==> flow/design.v <==
`timescale 1ns/1ns
module IF (
    input           clk,rst,sel,
    input   [31:0]  Shift_address,
    output  [31:0]  PC,
    output  [31:0]  PC_out);
    wire [31:0] PC1;
    assign PC_out = PC + 32'd1;
    mux2_1 mux (PC_out, Shift_address,sel,PC1);
    D_32 d1(PC1,PC,clk,rst);
endmodule
module IF_ID (
    input   [31:0]  in1,in2,
    input           clk,rst,flush,
    output  [31:0]  out1,out2);
    reg [31:0] instr;
    D_32 d1(in1,out1,clk,rst);
    always @ (posedge clk or posedge rst)
    begin
    if(rst==1)
    instr<=32'hFC000000;
    else if(flush)
    instr<=32'hFC000000;
    else
    instr<=in2;
    end
    assign out2 = instr;
endmodule
module ID (
    input       [31:0]  in1,WriteData,
    input               clk,rst,RegWrite,
    input       [4:0]   Destination,
    output      [31:0]  Data1,Data2,
    output      [31:0]  extend,
    output      [4:0]   Rd,Rs,Rt);
    assign extend = {{16{in1[15]}}, in1[15:0]};
    assign Rd = in1[15:11];
    assign Rs = in1[25:21];
    assign Rt = in1[20:16];
    RegFile File (clk,rst,RegWrite,in1[25:21],in1[20:16],Destination,WriteData,Data1,Data2);
endmodule
module control( Instruction, WB,MEM,EX);
    input [31:0] Instruction;
    output       MEM,WB;
    output [3:0] EX;
    reg     [1:0]   ALUOp;
    reg             ALUSrc,Branch,RegWrite,RegDst;
    always @(*) begin
        case(Instruction[31:26])
            6'b000000: begin
                ALUOp = 2'b10;
                ALUSrc = 0;
                Branch = 0;
                RegWrite = 1;
                RegDst = 1;
            end
            6'b000100: begin
                ALUOp = 2'b01;
                ALUSrc = 0;
                Branch = 1;
                RegWrite = 0;
                RegDst = 0;
            end
            6'b001000: begin
                ALUOp = 2'b00;
                ALUSrc = 1;
                Branch = 0;
                RegWrite = 1;
                RegDst = 0;
            end
            default: begin
                ALUOp = 2'b00;
                ALUSrc = 0;
                Branch = 0;
                RegWrite = 0;
                RegDst = 0;
            end
        endcase
    end
    assign WB = RegWrite;
    assign MEM = Branch;
    assign EX = {RegDst,ALUOp,ALUSrc};
endmodule
module RegFile(
    input           clk,reset,RegWrite,
    input   [4:0]   ReadReg1,ReadReg2,WriteReg,
    input   [31:0]  WriteData,
    output  [31:0]  ReadData1,ReadData2);
    wire [31:0] r[31:0];
    wire [31:0] enable;
    wire [31:0] out1,out2;
    genvar i;
    decoder d(WriteReg,enable);
    generate
    for(i=0;i<32;i=i+1) begin : regs
    dff_reg f(clk,reset,RegWrite & enable[i],WriteData,r[i]);
    end
    endgenerate
    assign out1 = r[ReadReg1];
    assign out2 = r[ReadReg2];
    assign ReadData1 = (RegWrite && WriteReg == ReadReg1) ? WriteData : out1;
    assign ReadData2 = (RegWrite && WriteReg == ReadReg2) ? WriteData : out2;
endmodule
module ID_EX (
    input   [31:0]  in1, in2, in3, in4,
    input   [4:0]   in5,in6,in7,
    input   [3:0]   ex_in,
    input           clk,rst,flush,mem_in,wb_in,
    output  [4:0]   Rd,Rs,Rt,
    output  [31:0]  A,B,Address,extend,
    output          mem_out,wb_out,ALUSrc,RegDst,
    output  [1:0]   ALUOp);
    D_32 d1(in1,A,clk,rst);
    D_32 d2(in2,B,clk,rst);
    D_32 d3(in3,Address,clk,rst);
    D_32 d4(in4,extend,clk,rst);
    D_5 d5(in5,Rd,clk,rst);
    D_5 d6(in6,Rs,clk,rst);
    D_5 d7(in7,Rt,clk,rst);
    d_ff     ff1     (.clk(clk),.rst(rst),.d(wb_in & ~flush),.q(wb_out));
    d_ff     ff3     (.clk(clk),.rst(rst),.d(mem_in & ~flush),.q(mem_out));
    d_ff     ff6     (.clk(clk),.rst(rst),.d(ex_in[0]),.q(ALUSrc));
    d_ff     ff8     (.clk(clk),.rst(rst),.d(ex_in[1]),.q(ALUOp[0]));
    d_ff     ff9     (.clk(clk),.rst(rst),.d(ex_in[2]),.q(ALUOp[1]));
    d_ff     ff10    (.clk(clk),.rst(rst),.d(ex_in[3]),.q(RegDst));
endmodule
module EX(
    input   [31:0]  pc,extended,reg1,reg2,data,wbdata,
    input           ALUSrc,RegDst,
    input   [1:0]   ALUOp,
    input   [4:0]   Rd,Rt,
    input   [1:0]   A,B,
    output  [31:0]  pc_in,alu_result,
    output  [4:0]   dst,
    output          zero);
    wire [31:0] ALUIn1,ALUIn2,ALUIn2_temp;
    wire op0,op1,op2;
    bit32ADD pc_add      (.in1(pc),.in2(extended<<2),.out(pc_in));
    mux2_1   mux_alu     (.in1(ALUIn2_temp),.in2(extended),.sel(ALUSrc),.out(ALUIn2));
    mux3_1   mux_alu_2   (.in1(reg2),.in2(data),.in3(wbdata),.sel(B),.out(ALUIn2_temp));
    mux3_1   mux_alu_1   (.in1(reg1),.in2(data),.in3(wbdata),.sel(A),.out(ALUIn1));
    MyALU    alu         (.in1(ALUIn1),.in2(ALUIn2),.op({op0|op2,op1}),.alu_result(alu_result),.zero(zero));
    ALU_ctrl ctrl        (.func(extended[5:0]),.alu_op0(ALUOp[0]),.alu_op1(ALUOp[1]),.op({op2,op1,op0}));
    assign dst = RegDst ? Rd : Rt;
endmodule
module MyALU(
    input [31:0] in1,in2,
    input [1:0] op,
    output [31:0] alu_result,
    output zero);
    wire [31:0] and_wire, or_wire, add_wire, sub_wire;
    bit32AND  and_op    (.in1(in1),.in2(in2),.out(and_wire));
    bit32OR   or_op     (.in1(in1),.in2(in2),.out(or_wire));
    bit32ADD  add_op    (.in1(in1),.in2(in2),.out(add_wire));
    bit32SUB  sub_op    (.in1(in1),.in2(in2),.out(sub_wire));
    bit32_4to1mux mux (.in1(and_wire),.in2(add_wire),.in3(or_wire),.in4(sub_wire),.sel(op),.out(alu_result));
    assign zero = (alu_result == 32'b0);
endmodule
module ALU_ctrl (func,alu_op0,alu_op1,op);
    input alu_op0,alu_op1;
    input [5:0] func;
    output [2:0] op;
    assign op[0] = (~alu_op1 & alu_op0) | (alu_op1 & func[1]);
    assign op[1] = (~func[2]) | (~alu_op1);
    assign op[2] = (func[1] & alu_op1) | alu_op0;
endmodule
module EX_MEM(
    input   [31:0]  pc_in,alu_result_in,
    input   [4:0]   dstreg_in,
    input           zero_in,clk,rst,flush,wb_in,mem_in,
    output  [31:0]  pc_out,alu_result_out,
    output  [4:0]   dstreg_out,
    output          zero_out,mem_out,wb_out);
    D_32   pc_reg              (.in(pc_in),.clk(clk),.rst(rst),.out(pc_out));
    D_32   alu_result_reg      (.in(alu_result_in),.clk(clk),.rst(rst),.out(alu_result_out));
    D_5    dstreg_reg          (.in(dstreg_in),.clk(clk),.rst(rst),.out(dstreg_out));
    d_ff   zero_reg            (.d(zero_in),.clk(clk),.rst(rst),.q(zero_out));
    d_ff   RegWrite_reg        (.d(wb_in & ~flush),.clk(clk),.rst(rst),.q(wb_out));
    d_ff   branch_reg          (.d(mem_in & ~flush),.clk(clk),.rst(rst),.q(mem_out));
endmodule
module MEM(
    input           branch,zero,
    output          PCSrc);
    and     g1          (PCSrc,branch,zero);
endmodule
module MEM_WB(
    input   [31:0]  alu_result_in,
    input   [4:0]   dstreg_in,
    input           clk,rst,wb_in,
    output  [31:0]  alu_result_out,
    output  [4:0]   dstreg_out,
    output          RegWrite);
    D_32   alu_result  (.in(alu_result_in),.clk(clk),.rst(rst),.out(alu_result_out));
    D_5    dstreg_reg  (.in(dstreg_in),.clk(clk),.rst(rst),.out(dstreg_out));
    d_ff   wb_reg      (.d(wb_in),.clk(clk),.rst(rst),.q(RegWrite));
endmodule
module WB(
    input   [31:0]  alu_result,
    output  [31:0]  write_data);
    assign write_data = alu_result;
endmodule
module hazard(input [4:0] Rs,Rt,Rd_mem,Rd_wb,
    input wb_mem,wb_wb,
    output reg [1:0] A,B);
    always @(*) begin
        if (wb_mem && Rs == Rd_mem)     A = 2'd1;
        else if (wb_wb && Rs == Rd_wb)  A = 2'd2;
        else                            A = 2'd0;
        if (wb_mem && Rt == Rd_mem)     B = 2'd1;
        else if (wb_wb && Rt == Rd_wb)  B = 2'd2;
        else                            B = 2'd0;
    end
endmodule
module mux2_1(in1,in2,sel,out);
    input [31:0] in1,in2;
    input sel;
    output reg [31:0]out;
    always @*
    begin
    case (sel)
    1'b0: out=in1;
    1'b1: out=in2;
    endcase
    end
endmodule
module mux3_1(in1,in2,in3,sel,out);
    input [31:0] in1,in2,in3;
    input [1:0] sel;
    output reg [31:0]out;
    always @*
    begin
    case (sel)
    2'd1: out=in2;
    2'd2: out=in3;
    default: out=in1;
    endcase
    end
endmodule
module bit32_4to1mux(
    output [31:0] out,
    input [31:0] in1,in2,in3,in4,
    input [1:0] sel);
    wire [31:0] out1,out2;
    mux2_1 mux1(.out(out1),.sel(sel[0]),.in1(in1),.in2(in2));
    mux2_1 mux2(.out(out2),.sel(sel[0]),.in1(in3),.in2(in4));
    mux2_1 mux3(.out(out),.sel(sel[1]),.in1(out1),.in2(out2));
endmodule
module bit32AND (
    output [31:0] out,
    input [31:0] in1,in2);
    assign {out}=in1 & in2;
endmodule
module bit32OR (
    output [31:0] out,
    input [31:0] in1,in2);
    assign {out}=in1 | in2;
endmodule
module bit32ADD (
    output [31:0] out,
    input [31:0] in1,in2);
    assign {out}=in1 + in2;
endmodule
module bit32SUB (
    output [31:0] out,
    input [31:0] in1,in2);
    assign {out}=in1 + (~in2) + 1;
endmodule
module d_ff(
    input d,clk,rst,
    output reg q);
    always @(posedge clk or posedge rst) begin
        if(rst)
            q <= 1'b0;
        else
            q <= d;
    end
endmodule
module D_32(in,out,clk,rst);
    input[31:0] in;
    input clk,rst;
    output reg [31:0] out;
    always @ (posedge clk or posedge rst)
    begin
    if(rst==1)
    out<=0;
    else
    out<=in;
    end
endmodule
module dff_reg(clk,rst,en,D,Q);
    input [31:0] D;
    input clk,rst,en;
    output reg [31:0]Q;
    always @(posedge clk or posedge rst)
    begin
    if(rst==1)
    Q<=32'd0;
    else if(en)
    Q<=D;
    end
endmodule
module D_5(in,out,clk,rst);
    input[4:0] in;
    input clk,rst;
    output reg [4:0] out;
    always @ (posedge clk or posedge rst)
    begin
    if(rst==1)
    out<=0;
    else
    out<=in;
    end
endmodule
module decoder(in,out);
    input [4:0] in;
    output [31:0] out;
    assign out = 32'd1 << in;
endmodule
module mips_top (
    input           clk,
    input           rst,
    output  [31:0]  imem_addr,
    input   [31:0]  imem_data,
    output          wb_en,
    output  [4:0]   wb_reg,
    output  [31:0]  wb_data);
    wire            flush;
    wire            PCSrc,RegWrite,ALUSrc,RegDst,zero_EXOut,zero_MEMIn,branch;
    wire    [1:0]   ALUOp;
    wire    [3:0]   EX_ctrl;
    wire            MEM_ctrl,MEM_ctrl1;
    wire            WB_ctrl,WB_ctrl1,WB_ctrl2;
    wire    [31:0]  Shift_address,WriteData;
    wire    [31:0]  Rs_IDOut,Rt_IDOut,Rs_EXIn,Rt_EXIn;
    wire    [31:0]  extended_IDOut,extended_EXIn;
    wire    [31:0]  instr_IDIn;
    wire    [31:0]  PC_IFOut,PC_IDIn,PC_EXIn,PC_EXOut;
    wire    [31:0]  ALUResult_EXOut,ALUResult_MEMIn,ALUResult_WBIn;
    wire    [1:0]   a,b;
    wire    [4:0]   WriteReg,Rs_out,Rt_out,Rd_addr_IDOut,Rs_Addr_ID_out,Rt_Addr_ID_out,Rd_addr_EXIn,Dst_EXOut,Rd_addr_MEMIn;
    IF      fetch   (.clk(clk),.rst(rst),.sel(PCSrc),.Shift_address(Shift_address),.PC_out(PC_IFOut),.PC(imem_addr));
    IF_ID   if_id   (.clk(clk),.rst(rst),.flush(flush),.in1(PC_IFOut),.in2(imem_data),.out1(PC_IDIn),.out2(instr_IDIn));
    ID      decode  (.clk(clk),.rst(rst),.in1(instr_IDIn),.WriteData(WriteData),.RegWrite(RegWrite),
                     .Destination(WriteReg),.Data1(Rs_IDOut),.Data2(Rt_IDOut),.extend(extended_IDOut),
                     .Rd(Rd_addr_IDOut),.Rs(Rs_out),.Rt(Rt_out));
    control ctrl    (.Instruction(instr_IDIn),.EX(EX_ctrl),.MEM(MEM_ctrl),.WB(WB_ctrl));
    ID_EX   id_ex   (.clk(clk),.rst(rst),.flush(flush),.in1(Rs_IDOut),.in2(Rt_IDOut),.in3(PC_IDIn),.in4(extended_IDOut),
                     .in5(Rd_addr_IDOut),.in6(Rs_out),.in7(Rt_out),.ex_in(EX_ctrl),.mem_in(MEM_ctrl),.wb_in(WB_ctrl),
                     .Rd(Rd_addr_EXIn),.A(Rs_EXIn),.B(Rt_EXIn),.Address(PC_EXIn),.extend(extended_EXIn),
                     .wb_out(WB_ctrl1),.mem_out(MEM_ctrl1),.ALUSrc(ALUSrc),.RegDst(RegDst),.ALUOp(ALUOp),
                     .Rs(Rs_Addr_ID_out),.Rt(Rt_Addr_ID_out));
    EX      execute (.pc(PC_EXIn),.extended(extended_EXIn),.reg1(Rs_EXIn),.reg2(Rt_EXIn),.ALUSrc(ALUSrc),.RegDst(RegDst),
                     .ALUOp(ALUOp),.Rd(Rd_addr_EXIn),.Rt(Rt_Addr_ID_out),.dst(Dst_EXOut),
                     .pc_in(PC_EXOut),.alu_result(ALUResult_EXOut),.zero(zero_EXOut),
                     .data(ALUResult_MEMIn),.wbdata(WriteData),.A(a),.B(b));
    EX_MEM  ex_mem  (.clk(clk),.rst(rst),.flush(flush),.pc_in(PC_EXOut),.alu_result_in(ALUResult_EXOut),.dstreg_in(Dst_EXOut),
                     .zero_in(zero_EXOut),.wb_in(WB_ctrl1),.mem_in(MEM_ctrl1),.pc_out(Shift_address),
                     .alu_result_out(ALUResult_MEMIn),.dstreg_out(Rd_addr_MEMIn),.zero_out(zero_MEMIn),.mem_out(branch),
                     .wb_out(WB_ctrl2));
    MEM     mem     (.PCSrc(PCSrc),.branch(branch),.zero(zero_MEMIn));
    MEM_WB  mem_wb  (.clk(clk),.rst(rst),.alu_result_in(ALUResult_MEMIn),.dstreg_in(Rd_addr_MEMIn),.wb_in(WB_ctrl2),
                     .alu_result_out(ALUResult_WBIn),.dstreg_out(WriteReg),.RegWrite(RegWrite));
    WB      WriteBack (.alu_result(ALUResult_WBIn),.write_data(WriteData));
    hazard  hz      (.Rs(Rs_Addr_ID_out),.Rt(Rt_Addr_ID_out),.Rd_mem(Rd_addr_MEMIn),.Rd_wb(WriteReg),
                     .wb_mem(WB_ctrl2),.wb_wb(RegWrite),.A(a),.B(b));
    assign flush = PCSrc;
    assign wb_en   = RegWrite;
    assign wb_reg  = WriteReg;
    assign wb_data = WriteData;
endmodule
* From RTL to reports: mips_top *
What the tools print for mips_top, step after step.
Line numbers count from 1 in the design file above.
Operators carry their Yosys type and port widths (W data, S select, Z words).
Not given: -

design
  top module = mips_top
  clock port = clk
  library = sky130hd
  library corner = tt_025C_1v80

* Word-level counts *
Source: Yosys, flattened and elaborated. Widths are those after wreduce; folded enables and synchronous resets count as part of the registers. Registers that Yosys merges into a memory's read port (data or address) are not register bits. Print and check cells do not count. Equal cells are merged and count once.

storage and ports
  cells after elaboration = 222
  output and inout bits = 70
  flip-flop bits (word level) = 1363
  bits of input ports = 34

cells by class
  multiplexer cells = 22
  reduce/logical cells = 11
  bitwise operators = 52
  shifts and indexed selects = 1
  eq/ne operators = 74
  $add $sub $neg = 5

operator list
  cell                     number
  $pmux W32 S32            2
  $pmux W32 S2             7
  $eq A5 B5 Y1 const B     32
  $add A32 B32 Y32         3
  $mux W32                 3
  $eq A5 B4 Y1 const B     16
  $add A32 B1 Y32 const B  2
  $eq A5 B3 Y1 const B     8
  $and A1 B1 Y1            39
  $shl A1 B5 Y32 const A   1
  $and A32 B32 Y32         1
  $or A32 B32 Y32          1
  $not A32 Y32             1
  $logic_not A32 Y1        1
  $eq A5 B5 Y1             6
  $eq A5 B2 Y1 const B     4
  $eq A5 B1 Y1 const B     2
  $logic_not A5 Y1         2
  $mux W2                  4
  $logic_and A1 B1 Y1      6
  $not A1 Y1               6
  $eq A6 B3 Y1 const B     1
  $eq A6 B4 Y1 const B     1
  $logic_not A6 Y1         1
  $mux W5                  1
  $or A1 B1 Y1             4
  $eq A2 B1 Y1 const B     2
  $eq A2 B2 Y1 const B     2

Not listed: further kinds 3, cells in them 6.

* Longest topological paths *
Depth = most cells in a row (Yosys ltp): at word level without a register or memory, in the mapped netlist without a sequential cell, where the memories' decode and read muxes count.

logic depth
  word-level depth = 13
  ABC_AREA = 0
  mapped depth = 25
  gate-level depth less buffers = 20

* Netlist *
Source: synth_stat.txt of the flow (Yosys; design flattened, memories mapped). It holds for the ABC_AREA given above (unset counts as 0); a run with the other value may have another netlist.

synthesis totals
  buffers = 543
  mapped area = 68091.6 um^2
  area of sequential cells = 33990.1 um^2
  mapped flip-flops = 1358
  standard cells after synthesis = 5808

cell types
  cell                       number  total area (um^2)
  sky130_fd_sc_hd__dfrtp_1   1352    3.38E+04
  sky130_fd_sc_hd__mux2_2    1061    1.19E+04
  sky130_fd_sc_hd__a221oi_1  329     2.88E+03
  sky130_fd_sc_hd__a22o_1    320     2.8E+03
  sky130_fd_sc_hd__a22oi_1   322     2.42E+03
  sky130_fd_sc_hd__clkbuf_1  448     1.68E+03
  sky130_fd_sc_hd__ha_1      126     1.58E+03
  sky130_fd_sc_hd__nand4_1   139     869.584
  sky130_fd_sc_hd__nor2_1    227     852.067
  sky130_fd_sc_hd__a21oi_1   166     830.797
  sky130_fd_sc_hd__o21ai_0   142     710.682
  sky130_fd_sc_hd__mux2i_1   70      700.672
  sky130_fd_sc_hd__nand2_1   181     679.402
  sky130_fd_sc_hd__xnor2_1   67      586.813
  sky130_fd_sc_hd__o32ai_1   64      560.538
  sky130_fd_sc_hd__a211oi_1  64      480.461
  sky130_fd_sc_hd__nand3_1   93      465.446
  sky130_fd_sc_hd__inv_1     118     442.925

Not listed: further types 81, cells in them 519.
The figures by module come from a second, unflattened synthesis with its own total; it is not the netlist above.

second synthesis, totals
  cells (unflattened synthesis) = 6303
  area total of the unflattened synthesis = 78358.9 um^2

Each row is one instance without its submodules.

modules
  module    seq. area (um^2)  cells  area (um^2)  times used
  dff_reg   800.8             69     1348.8       32
  RegFile   0.0               2255   14745.4      1
  D_32      800.8             33     804.5        9
  bit32ADD  0.0               202    1498.9       2
  mux2_1    0.0               36     544.3        5
  bit32SUB  0.0               264    1848.0       1
  mux3_1    0.0               113    636.9        2
  IF_ID     808.3             68     1033.5       1
  IF        0.0               96     684.4        1
  D_5       125.1             6      128.9        5
  ID        0.0               47     352.8        1
  d_ff      25.0              2      28.8         10
  hazard    0.0               30     250.2        1
  WB        0.0               32     240.2        1

Modules not listed: 13.

* Worst setup path after synthesis *
Path of least setup slack by OpenSTA after synthesis, without wires, with an ideal clock, recovery checks aside; 20% of the period is set as input and as output delay. Where synthesis merged equal registers, the netlist keeps one of their names.

timing post-synthesis
  path kind = flip-flop to flip-flop
  from = register mem_wb.dstreg_reg.out[2]
  to = register ex_mem.zero_reg.q
  path slack = 2.110 ns
  stages on the path = 25
  arrival = 5.795 ns
  path buffers = 4
  time at the first pin = 0.000 ns
  data required time = 7.904 ns
  path delay = 5.891 ns
  period = 8.0 ns
  period reached after synthesis = 5.89 ns

"path delay" = arrival - input delay + setup time.
"stages on the path" counts driving pins, that of a launching flip-flop among them; a cell with two outputs on the path counts twice.
"period reached after synthesis" is the clock period less the worst setup slack; recovery checks do not enter. This is arithmetic on one report: input and output delays are still those of the set period (20% each).
The rows between start and end are the longest chain of elaborated cells between them; the timing report does not say that the signal goes this way. Where chains are equally long, one stands for them.
Each line given opens the expression or statement behind the cell; cells for indexed reads and writes are added by Yosys, which also makes memories of some case tables.

on the way, post-synthesis
  cell sequence = sky130_fd_sc_hd__dfrtp_1 sky130_fd_sc_hd__clkbuf_1 sky130_fd_sc_hd__clkbuf_1 sky130_fd_sc_hd__xor2_1 sky130_fd_sc_hd__nor4_1 sky130_fd_sc_hd__and3_1 sky130_fd_sc_hd__clkbuf_1 sky130_fd_sc_hd__buf_1 sky130_fd_sc_hd__mux2i_1 sky130_fd_sc_hd__o21ai_0 sky130_fd_sc_hd__inv_1 sky130_fd_sc_hd__ha_1 sky130_fd_sc_hd__ha_1 sky130_fd_sc_hd__or2_1 sky130_fd_sc_hd__a311oi_2 sky130_fd_sc_hd__nor4b_4 sky130_fd_sc_hd__nor2_4 sky130_fd_sc_hd__o41ai_2 sky130_fd_sc_hd__o211ai_1 sky130_fd_sc_hd__a31oi_1 sky130_fd_sc_hd__or4_1 sky130_fd_sc_hd__or4_1 sky130_fd_sc_hd__nor4_1 sky130_fd_sc_hd__nand4b_1 sky130_fd_sc_hd__nor4_2
  length of the longest elaborated chain = 13

RTL lines, path post-synthesis
  item                       line  RTL
  start: declaration         305   output reg [4:0] out;
  start: assignment          309   out<=0;
  start: assignment          311   out<=in;
  $eq A5 B5 Y1               210   else if (wb_wb && Rt == Rd_wb)  B = 2'd2;
  $logic_and A1 B1 Y1        210
  $mux W2                    210
  $mux W2                    209   if (wb_mem && Rt == Rd_mem)     B = 2'd1;
  $eq A2 B2 Y1               232   case (sel)
  $pmux W32 S2               232
  $pmux W32 S2               220   case (sel)
  $not A32 Y32               266   assign {out}=in1 + (~in2) + 1;
  $add A32 B32 Y32           266
  $add A32 B1 Y32            266
  $pmux W32 S2 (2 in a row)  220
  $logic_not A32 Y1          157   assign zero = (alu_result == 32'b0);
  end: assignment            273   q <= 1'b0;
  end: assignment            275   q <= d;
  end: declaration           270   output reg q);

Some nets on the timed path still bear RTL names; the line given drives or declares the net.

nets with RTL names, path post-synthesis
  net                  line
  ALUResult_EXOut[12]  220

* Worst path after layout *
Path of least setup slack in the final report of run A (OpenROAD, finished layout, wires in). Where an end is a register, its clock arrival counts in the times.

timing post-layout
  path kind = flip-flop to flip-flop
  from = register mem_wb.dstreg_reg.out[1]
  to = register ex_mem.zero_reg.q
  path slack = 1.57 ns
  time at the first pin = 0.82 ns
  data required time = 8.72 ns
  arrival = 7.15 ns
  path buffers = 1
  period = 8.0 ns
  stages on the path = 22

The rows between start and end are the longest chain of elaborated cells between them; the timing report does not say that the signal goes this way. Where chains are equally long, one stands for them.

on the way, post-layout
  cell sequence = sky130_fd_sc_hd__dfrtp_1 sky130_fd_sc_hd__xor2_1 sky130_fd_sc_hd__nor4_1 sky130_fd_sc_hd__and3_2 sky130_fd_sc_hd__buf_4 sky130_fd_sc_hd__mux2i_1 sky130_fd_sc_hd__o21ai_0 sky130_fd_sc_hd__inv_1 sky130_fd_sc_hd__ha_1 sky130_fd_sc_hd__fa_1 sky130_fd_sc_hd__nor2_1 sky130_fd_sc_hd__o31a_1 sky130_fd_sc_hd__o22ai_2 sky130_fd_sc_hd__nor4_4 sky130_fd_sc_hd__o31ai_1 sky130_fd_sc_hd__o211ai_1 sky130_fd_sc_hd__a31oi_1 sky130_fd_sc_hd__or4_1 sky130_fd_sc_hd__or4_1 sky130_fd_sc_hd__nor4_1 sky130_fd_sc_hd__nand4b_1 sky130_fd_sc_hd__nor4_2
  length of the longest elaborated chain = 13

RTL lines, path post-layout
  item                       line  RTL
  start: declaration         305   output reg [4:0] out;
  start: assignment          309   out<=0;
  start: assignment          311   out<=in;
  $eq A5 B5 Y1               210   else if (wb_wb && Rt == Rd_wb)  B = 2'd2;
  $logic_and A1 B1 Y1        210
  $mux W2                    210
  $mux W2                    209   if (wb_mem && Rt == Rd_mem)     B = 2'd1;
  $eq A2 B2 Y1               232   case (sel)
  $pmux W32 S2               232
  $pmux W32 S2               220   case (sel)
  $not A32 Y32               266   assign {out}=in1 + (~in2) + 1;
  $add A32 B32 Y32           266
  $add A32 B1 Y32            266
  $pmux W32 S2 (2 in a row)  220
  $logic_not A32 Y1          157   assign zero = (alu_result == 32'b0);
  end: assignment            273   q <= 1'b0;
  end: assignment            275   q <= d;
  end: declaration           270   output reg q);

Some nets on the timed path still bear RTL names; the line given drives or declares the net.

nets with RTL names, path post-layout
  net                  line
  ALUResult_EXOut[12]  220

Module mips_top, platform sky130hd: 3 stored runs of the flow (Yosys, OpenROAD) with differing settings, in no particular order. Input and output delays are each 20% of the period that was set; the output load is 0.01 pF.
"achieved clock period (ns)" = clock period - worst setup slack. The figure is calculated, with input and output delays left at 20% of the set period.
"worst setup path time (ns)" is the time allowed to the run's worst setup path (the clock period less input and output delay, where it has them) less its slack. Clock arrival times count: a late capture clock shortens it, a late launch clock lengthens it.
By "finish__power__total" is meant OpenSTA's value without simulated activity: inputs other than the clock are taken to toggle once in ten clock periods, and the tool carries that through the logic.

settings of run A
{
  "CELL_PAD_IN_SITES_DETAIL_PLACEMENT": 2,
  "CORE_MARGIN": 9,
  "CORE_UTILIZATION": 40,
  "PLACE_DENSITY_LB_ADDON": 0.04,
  "period_ns": 8.0,
  "CAP_MARGIN": 20,
  "SLEW_MARGIN": 20
}
report of run A
yosys chip area after synthesis (um^2): 68091.6
finish__design__die__area: 185408.0
finish__design__instance__area__stdcell: 77659.5
finish__design__instance__utilization: 0.4618
finish__timing__setup__ws: 1.574
finish__timing__setup__tns: 0.000
finish__timing__hold__ws: 0.346
finish__power__total: 1.611e-02
achieved clock period (ns): 6.426
worst setup path time (ns): 6.43
worst setup path kind: flip-flop to flip-flop

settings of run B
{
  "CORE_UTILIZATION": 40,
  "PLACE_DENSITY": 0.6,
  "period_ns": 8.0,
  "CAP_MARGIN": 20,
  "CORE_MARGIN": 2,
  "SLEW_MARGIN": 20
}
report of run B
yosys chip area after synthesis (um^2): 68091.6
finish__design__die__area: 173547.0
finish__design__instance__area__stdcell: 77244.1
finish__design__instance__utilization: 0.4563
finish__timing__setup__ws: 1.388
finish__timing__setup__tns: 0.000
finish__timing__hold__ws: 0.323
finish__power__total: 1.567e-02
achieved clock period (ns): 6.612
worst setup path time (ns): 6.61
worst setup path kind: flip-flop to flip-flop

settings of run C
{
  "ABC_AREA": 0,
  "CAP_MARGIN": 25,
  "CELL_PAD_IN_SITES_DETAIL_PLACEMENT": 2,
  "CORE_ASPECT_RATIO": 1.97,
  "CORE_UTILIZATION": 51,
  "CTS_CLUSTER_DIAMETER": 150,
  "GPL_ROUTABILITY_DRIVEN": 0,
  "GPL_TIMING_DRIVEN": 1,
  "PLACE_DENSITY_LB_ADDON": 0.3,
  "period_ns": 10.1,
  "CORE_MARGIN": 2,
  "SLEW_MARGIN": 20
}
report of run C: did not finish, route, GRT-0116
